==> flow/design.v <==
module decoder(
input [1:0]alu_fn,
output reg arith_enable,cmp_enable,logic_enable,shift_enable
);
always @(*) begin
        arith_enable=0;
        logic_enable=0;
        cmp_enable=0;
        shift_enable=0;
    case (alu_fn)
       2'b00: arith_enable=1;
       2'b01: logic_enable=1;
       2'b10: cmp_enable=1;
       2'b11: shift_enable=1;
    endcase
end
endmodule
module arith_unit#(parameter in_data_width=16,out_data_width=32)(
input signed [in_data_width-1:0]A,B,
input clk,rst,arith_enable,
input [1:0]alu_fn,
output  carry_out,
output reg arith_flag,
output reg signed[out_data_width-1:0]arith_out
);
assign carry_out=arith_out[in_data_width];
always @(posedge clk , negedge rst) begin
    if(!rst)begin
        arith_flag<=0;
        arith_out<=0;
    end
    else if(arith_enable) begin
        arith_flag<=1;
    case (alu_fn)
        2'b00: arith_out<=A + B;
        2'b01: arith_out<=A - B;
        2'b10: arith_out<=A * B;
        2'b11: arith_out<=(B == 0) ? 0 : A / B;
    endcase
    end
    else begin
        arith_flag<=0;
        arith_out<=0;
    end
end
endmodule
module logic_unit#(parameter in_data_width=16,out_data_width=16)(
input signed[in_data_width-1:0]  A,B,
input clk,rst,logic_enable,
input [1:0]alu_fn,
output reg logic_flag,
output reg [out_data_width-1:0]logic_out
);
reg logic_flag_next;
reg [out_data_width-1:0]logic_out_next;
always @(posedge clk , negedge rst) begin
    if(!rst)begin
        logic_out<=0;
        logic_flag<=0;
    end
    else begin
        logic_out<=logic_out_next;
        logic_flag<=logic_flag_next;
    end    
end
always @(*) begin
    if(logic_enable) begin
        logic_flag_next=1;
    case (alu_fn)
        2'b00: logic_out_next= A & B;
        2'b01: logic_out_next= A | B;
        2'b10: logic_out_next=~(A & B);
        2'b11: logic_out_next=~(A | B);
    endcase
    end
    else begin
        logic_flag_next=0;
        logic_out_next=0;
    end
end
endmodule
module cmp_unit#(parameter in_data_width=16,out_data_width=16)(
input [in_data_width-1:0]A,B,
input clk,rst,cmp_enable,
input [1:0]alu_fn,
output reg cmp_flag,
output reg [out_data_width-1:0]cmp_out
);
always @(posedge clk , negedge rst) begin
    if(!rst)begin
        cmp_out<=0;
        cmp_flag<=0;
    end
    else if(cmp_enable) begin
        cmp_flag<=1;
    case (alu_fn)
        2'b00: cmp_out<=0;
        2'b01: cmp_out<=(A==B)?1:0;
        2'b10: cmp_out<=(A>B)?2:0;
        2'b11: cmp_out<=(A<B)?3:0;
    endcase
    end
    else begin
        cmp_out<=0;
        cmp_flag<=0;
    end
end
endmodule
module shift_unit#(parameter in_data_width=16,out_data_width=16)(
input [in_data_width-1:0]A,B,
input clk,rst,shift_enable,
input [1:0]alu_fn,
output reg shift_flag,
output reg [out_data_width-1:0]shift_out
);
always @(posedge clk , negedge rst) begin
    if(!rst)begin
        shift_flag<=0;
        shift_out<=0;
    end
    else if(shift_enable) begin
        shift_flag<=1;
    case (alu_fn)
        2'b00: shift_out<=A>>1;
        2'b01: shift_out<=A<<1;
        2'b10: shift_out<=B>>1;
        2'b11: shift_out<=B<<1;
    endcase
    end
    else begin
        shift_flag<=0;
        shift_out<=0;
    end
end
endmodule
module parameterized_signed_alu #(parameter in_data_width=16,out_data_width=16,arith_out_data_width=32)(
input signed [in_data_width-1:0]A,B,
input clk,rst,
input [3:0]alu_fn,
output shift_flag,arith_flag,logic_flag,cmp_flag,carry_out,
output [out_data_width-1:0]shift_out,logic_out,cmp_out,
output signed[arith_out_data_width-1:0] arith_out
);
wire arith_enable,shift_enable,logic_enable,cmp_enable;
arith_unit dut0(
.A(A),
.B(B),
.clk(clk),
.rst(rst),
.arith_enable(arith_enable),
.alu_fn(alu_fn[1:0]),
.carry_out(carry_out),
.arith_flag(arith_flag),
.arith_out(arith_out)
);
logic_unit dut1(
.A(A),
.B(B),
.clk(clk),
.rst(rst),
.logic_enable(logic_enable),
.alu_fn(alu_fn[1:0]),
.logic_flag(logic_flag),
.logic_out(logic_out)
);
cmp_unit   dut2(
.A(A),
.B(B),
.clk(clk),
.rst(rst),
.cmp_enable(cmp_enable),
.alu_fn(alu_fn[1:0]),
.cmp_flag(cmp_flag),
.cmp_out(cmp_out)
);
shift_unit dut3(
.A(A),
.B(B),
.clk(clk),
.rst(rst),
.shift_enable(shift_enable),
.alu_fn(alu_fn[1:0]),
.shift_flag(shift_flag),
.shift_out(shift_out)
);
decoder dut4(
.alu_fn(alu_fn[3:2]),
.arith_enable(arith_enable),
.cmp_enable(cmp_enable),
.logic_enable(logic_enable),
.shift_enable(shift_enable)
);
endmodule
Tool chain data of parameterized_signed_alu
What the tools print for parameterized_signed_alu, step after step.
Lines are those of the file above, counted from 1.
Operators carry their Yosys type and port widths (W data, S select, Z words).
Cell names lack the library's common part.
{ "design": {"top": "parameterized_signed_alu", "clk_port": "clk", "library": "sky130hd", "corner": "tt_025C_1v80"} }

Elaborated design
Source: Yosys, flattened and elaborated, memories not mapped. Widths are those after wreduce; folded enables and synchronous resets count as part of the registers. Registers that Yosys merges into a memory's read port (data or address) are not register bits. Print and check cells do not count. Equal cells are merged and count once.
{ "classes": {"n_addsub": 2, "n_mul": 1, "n_div": 1, "cmp": 2, "n_eq": 7, "mux": 20, "bitwise": 4, "reduce_and_logical": 7} }
{ "op_table": {"columns": ["operator", "n"], "rows": [
  ["$div A16 B16 Y32", 1],
  ["$mul A16 B16 Y32", 1],
  ["$pmux W16 S4", 3],
  ["$pmux W32 S4", 1],
  ["$mux W32", 2],
  ["$mux W16", 3],
  ["$not A16 Y16", 2],
  ["$add A16 B16 Y17", 1],
  ["$sub A16 B16 Y17", 1],
  ["$gt A16 B16 Y1", 1],
  ["$lt A16 B16 Y1", 1],
  ["$eq A16 B16 Y1", 1],
  ["$and A16 B16 Y16", 1],
  ["$or A16 B16 Y16", 1],
  ["$logic_not A16 Y1", 1],
  ["$reduce_or A3 Y1", 4],
  ["$eq A2 B2 Y1 const B", 4],
  ["$pmux W1 S2", 4],
  ["$mux W1", 5],
  ["$eq A2 B1 Y1 const B", 2],
  ["$logic_not A2 Y1", 2],
  ["$mux W2", 2]
]} }
{ "bits": {"ff_bits": 84, "input_bits": 38, "out_inout_bits": 85, "elab_cells": 52} }

Logic depth
Depth = most cells in a row (Yosys ltp): at word level without a register or memory, in the mapped netlist without a sequential cell, where the memories' decode and read muxes count.
{ "depth": {"depth_word": 4, "abc_area": 0, "ltp_mapped": 368} }

Synthesis result
The flow's flattened synthesis, as Yosys stat reports it; memories are mapped. The netlist is that of the ABC_AREA named above (0 if unset); the other value can give another one.
The area totals of this step are shown rounded.
{ "synth_totals": {"stdcells": 5857, "yosys_area_mm2": 0.0434, "sequential_area_mm2": 0.00175, "flip_flops": 70} }
{ "by_type": {"columns": ["cell", "n"], "rows": [
  ["ha_1", 662],
  ["fa_1", 264],
  ["xnor2_1", 296],
  ["nand2_1", 610],
  ["nor2_1", 597],
  ["a21oi_1", 402],
  ["inv_1", 480],
  ["dfrtp_1", 70],
  ["o21ai_0", 280],
  ["a21o_1", 163],
  ["xor2_1", 133],
  ["o21a_1", 135],
  ["mux2_2", 74],
  ["nor3_1", 151],
  ["clkbuf_1", 167],
  ["nand3_1", 120],
  ["nor2b_1", 79],
  ["or3_1", 71]
]} }
Other cell types: 89; their cells: 1103.
By module: a second synthesis without flattening, with its own total; a netlist apart from the flattened one above.
{ "unflattened": {"hier_cells": 5976, "hier_area_mm2": 0.0443} }
Rows give one instance, submodules left out.
{ "by_module": {"columns": ["mod", "instances", "n_cells", "area_mm2"], "rows": [
  ["arith_unit", 1, 5776, 0.0421],
  ["logic_unit", 1, 56, 0.000807],
  ["shift_unit", 1, 55, 0.000732],
  ["cmp_unit", 1, 85, 0.000644],
  ["decoder", 1, 4, 0.0000263],
  ["parameterized_signed_alu", 1, 0, 0]
]} }

Worst setup path after synthesis
Path of least setup slack by OpenSTA after synthesis, without wires, with an ideal clock, recovery checks aside; 20% of the period is set as input and as output delay. Where synthesis merged equal registers, the netlist keeps one of their names.
{ "synth_timing": {"path_kind": "in2reg", "start": "in B[0]", "end": "reg dut0.arith_out[28]", "clock_period_ps": 85000, "input_delay_ps": 17000, "setup_ps": 132, "t_arrival_ps": 89477, "slack_ps": -4608, "delay_ps": 72609, "driving_pins": 330, "period_less_setup_slack_ps": 89608} }
"delay_ps" is the arrival time less input delay plus setup time.
"driving_pins" counts driving pins, that of a launching flip-flop among them; a cell with two outputs on the path counts twice.
"period_less_setup_slack_ps" = period - worst setup slack (recovery checks aside). The figure is calculated, with input and output delays left at 20% of the set period.
The rows between start and end are the longest chain of elaborated cells between them; the timing report does not say that the signal goes this way. Where chains are equally long, one stands for them.
Each line given opens the expression or statement behind the cell; cells for indexed reads and writes are added by Yosys, which also makes memories of some case tables.
A register here has more assigning lines than the two given.
{ "synth_between": {"path_cell_list": "inv_1 buf_1 ha_1 or4b_2 a2111oi_0 o211ai_1 nand2_1 nand2_1 nor3_1 nand3_1 nor2_1 o21ai_0 nor2_1 ha_1 o21a_1 o21ai_0 nor2b_1 or3_1 [... 294 more ...] nor2_1 a21oi_1 ha_1 a21boi_0 o21a_1 o21a_1 o21a_1 o21ai_0 a211o_1 o21ai_0 a211oi_1 ha_1 and2_1 nand4_1 o41ai_1 xor2_1 a221oi_1 nor2_1", "elab_chain_cells": 4} }
{ "synth_lines": {"columns": ["element", "line", "rtl"], "rows": [
  ["start: declaration", 137, "input signed [in_data_width-1:0]A,B,"],
  ["$div A16 B16 Y32", 38, "2'b11: arith_out<=(B == 0) ? 0 : A / B;"],
  ["$mux W32", 38, null],
  ["$pmux W32 S4", 34, "case (alu_fn)"],
  ["$mux W32", 32, "else if(arith_enable) begin"],
  ["end: assignment", 35, "2'b00: arith_out<=A + B;"],
  ["end: assignment", 36, "2'b01: arith_out<=A - B;"],
  ["end: declaration", 24, "output reg signed[out_data_width-1:0]arith_out"]
]} }

Timing after layout
From the final timing report of stored run 3: the path of least setup slack in the routed layout; clock arrival at registers is part of the times.
The path's times are printed in steps of 10 ps; the period is the one set.
{ "layout_timing": {"path_kind": "in2reg", "start": "in B[2]", "end": "reg dut0.arith_out[23]", "clock_period_ps": 85000, "input_delay_ps": 17000, "setup_ps": 150, "t_arrival_ps": 82270, "slack_ps": 2950, "driving_pins": 308} }
The rows between start and end are the longest chain of elaborated cells between them; the timing report does not say that the signal goes this way. Where chains are equally long, one stands for them.
A register here has more assigning lines than the two given.
{ "layout_between": {"path_cell_list": "clkdlybuf4s50_1 buf_4 nor4b_4 nand3_1 mux2i_2 o32ai_4 nor3_2 nand3_1 nor2_1 o21ai_0 nor2_1 ha_1 o21a_1 o21ai_0 nor2b_1 or3_1 nor2_2 ha_1 [... 272 more ...] nor2_1 buf_4 a21o_1 ha_1 o21a_1 o21a_1 o21ai_1 nor2_2 a211oi_2 buf_4 o2111a_1 and2_2 nand4_1 buf_4 buf_4 o31ai_1 xnor2_1 o22ai_1", "elab_chain_cells": 4} }
{ "layout_lines": {"columns": ["element", "line", "rtl"], "rows": [
  ["start: declaration", 137, "input signed [in_data_width-1:0]A,B,"],
  ["$div A16 B16 Y32", 38, "2'b11: arith_out<=(B == 0) ? 0 : A / B;"],
  ["$mux W32", 38, null],
  ["$pmux W32 S4", 34, "case (alu_fn)"],
  ["$mux W32", 32, "else if(arith_enable) begin"],
  ["end: assignment", 35, "2'b00: arith_out<=A + B;"],
  ["end: assignment", 36, "2'b01: arith_out<=A - B;"],
  ["end: declaration", 24, "output reg signed[out_data_width-1:0]arith_out"]
]} }

Wiki page: parameterized_signed_alu / flow data

Settings and measured results of 3 stored flow runs for module parameterized_signed_alu (sky130hd), not sorted in any way. The constraints put input and output delay at 20% of the set period each and load the outputs with 0.01 pF.
"reached clock period": clock period set for the run, less the worst setup slack. It is reckoned from that one timing run; input and output delays stay at 20% of the period that was set.
"worst path time" is the time allowed to the run's worst setup path (the clock period less input and output delay, where it has them) less its slack. Clock arrival times count: a late capture clock shortens it, a late launch clock lengthens it.
"worst path time" is given in steps of 10 ps.
Measured values are rounded.

==> stored run 1: settings <==
{ "ABC_AREA": 0, "CAP_MARGIN": 35, "CELL_PAD_IN_SITES_DETAIL_PLACEMENT": 2, "CORE_MARGIN": 3, "CORE_UTILIZATION": 50, "CTS_CLUSTER_DIAMETER": 164, "MAX_ROUTING_LAYER": "met5", "SLEW_MARGIN": 40, "period_ns": 107.0 }
==> stored run 1: results <==
did not finish, placement stopped with DPL-0033

==> stored run 2: settings <==
{ "ABC_AREA": 1, "CAP_MARGIN": 35, "CELL_PAD_IN_SITES_DETAIL_PLACEMENT": 2, "CELL_PAD_IN_SITES_GLOBAL_PLACEMENT": 2, "CORE_MARGIN": 10, "CORE_UTILIZATION": 50, "CTS_CLUSTER_DIAMETER": 164, "GPL_TIMING_DRIVEN": 0, "HOLD_SLACK_MARGIN": 0.26, "MAX_ROUTING_LAYER": "met5", "SETUP_SLACK_MARGIN": -2.0, "SLEW_MARGIN": 40, "TNS_END_PERCENT": 10, "period_ns": 144.0 }
==> stored run 2: results <==
did not finish, placement stopped with GPL-0301

==> stored run 3: settings <==
{ "CELL_PAD_IN_SITES_GLOBAL_PLACEMENT": 3, "GPL_ROUTABILITY_DRIVEN": 0, "period_ns": 85.0, "CAP_MARGIN": 20, "CORE_MARGIN": 2, "CORE_UTILIZATION": 40, "SLEW_MARGIN": 20 }
==> stored run 3: results <==
mapped cell area after synthesis: 0.0434 sq mm
die footprint: 0.111 sq mm
standard-cell area after layout: 0.0536 sq mm
utilization: 49.9 %
worst setup slack after layout: 2950 ps
total negative setup slack: 0 ps
reached clock period: 82052 ps
worst path time: 65050 ps
critical path type: in2reg
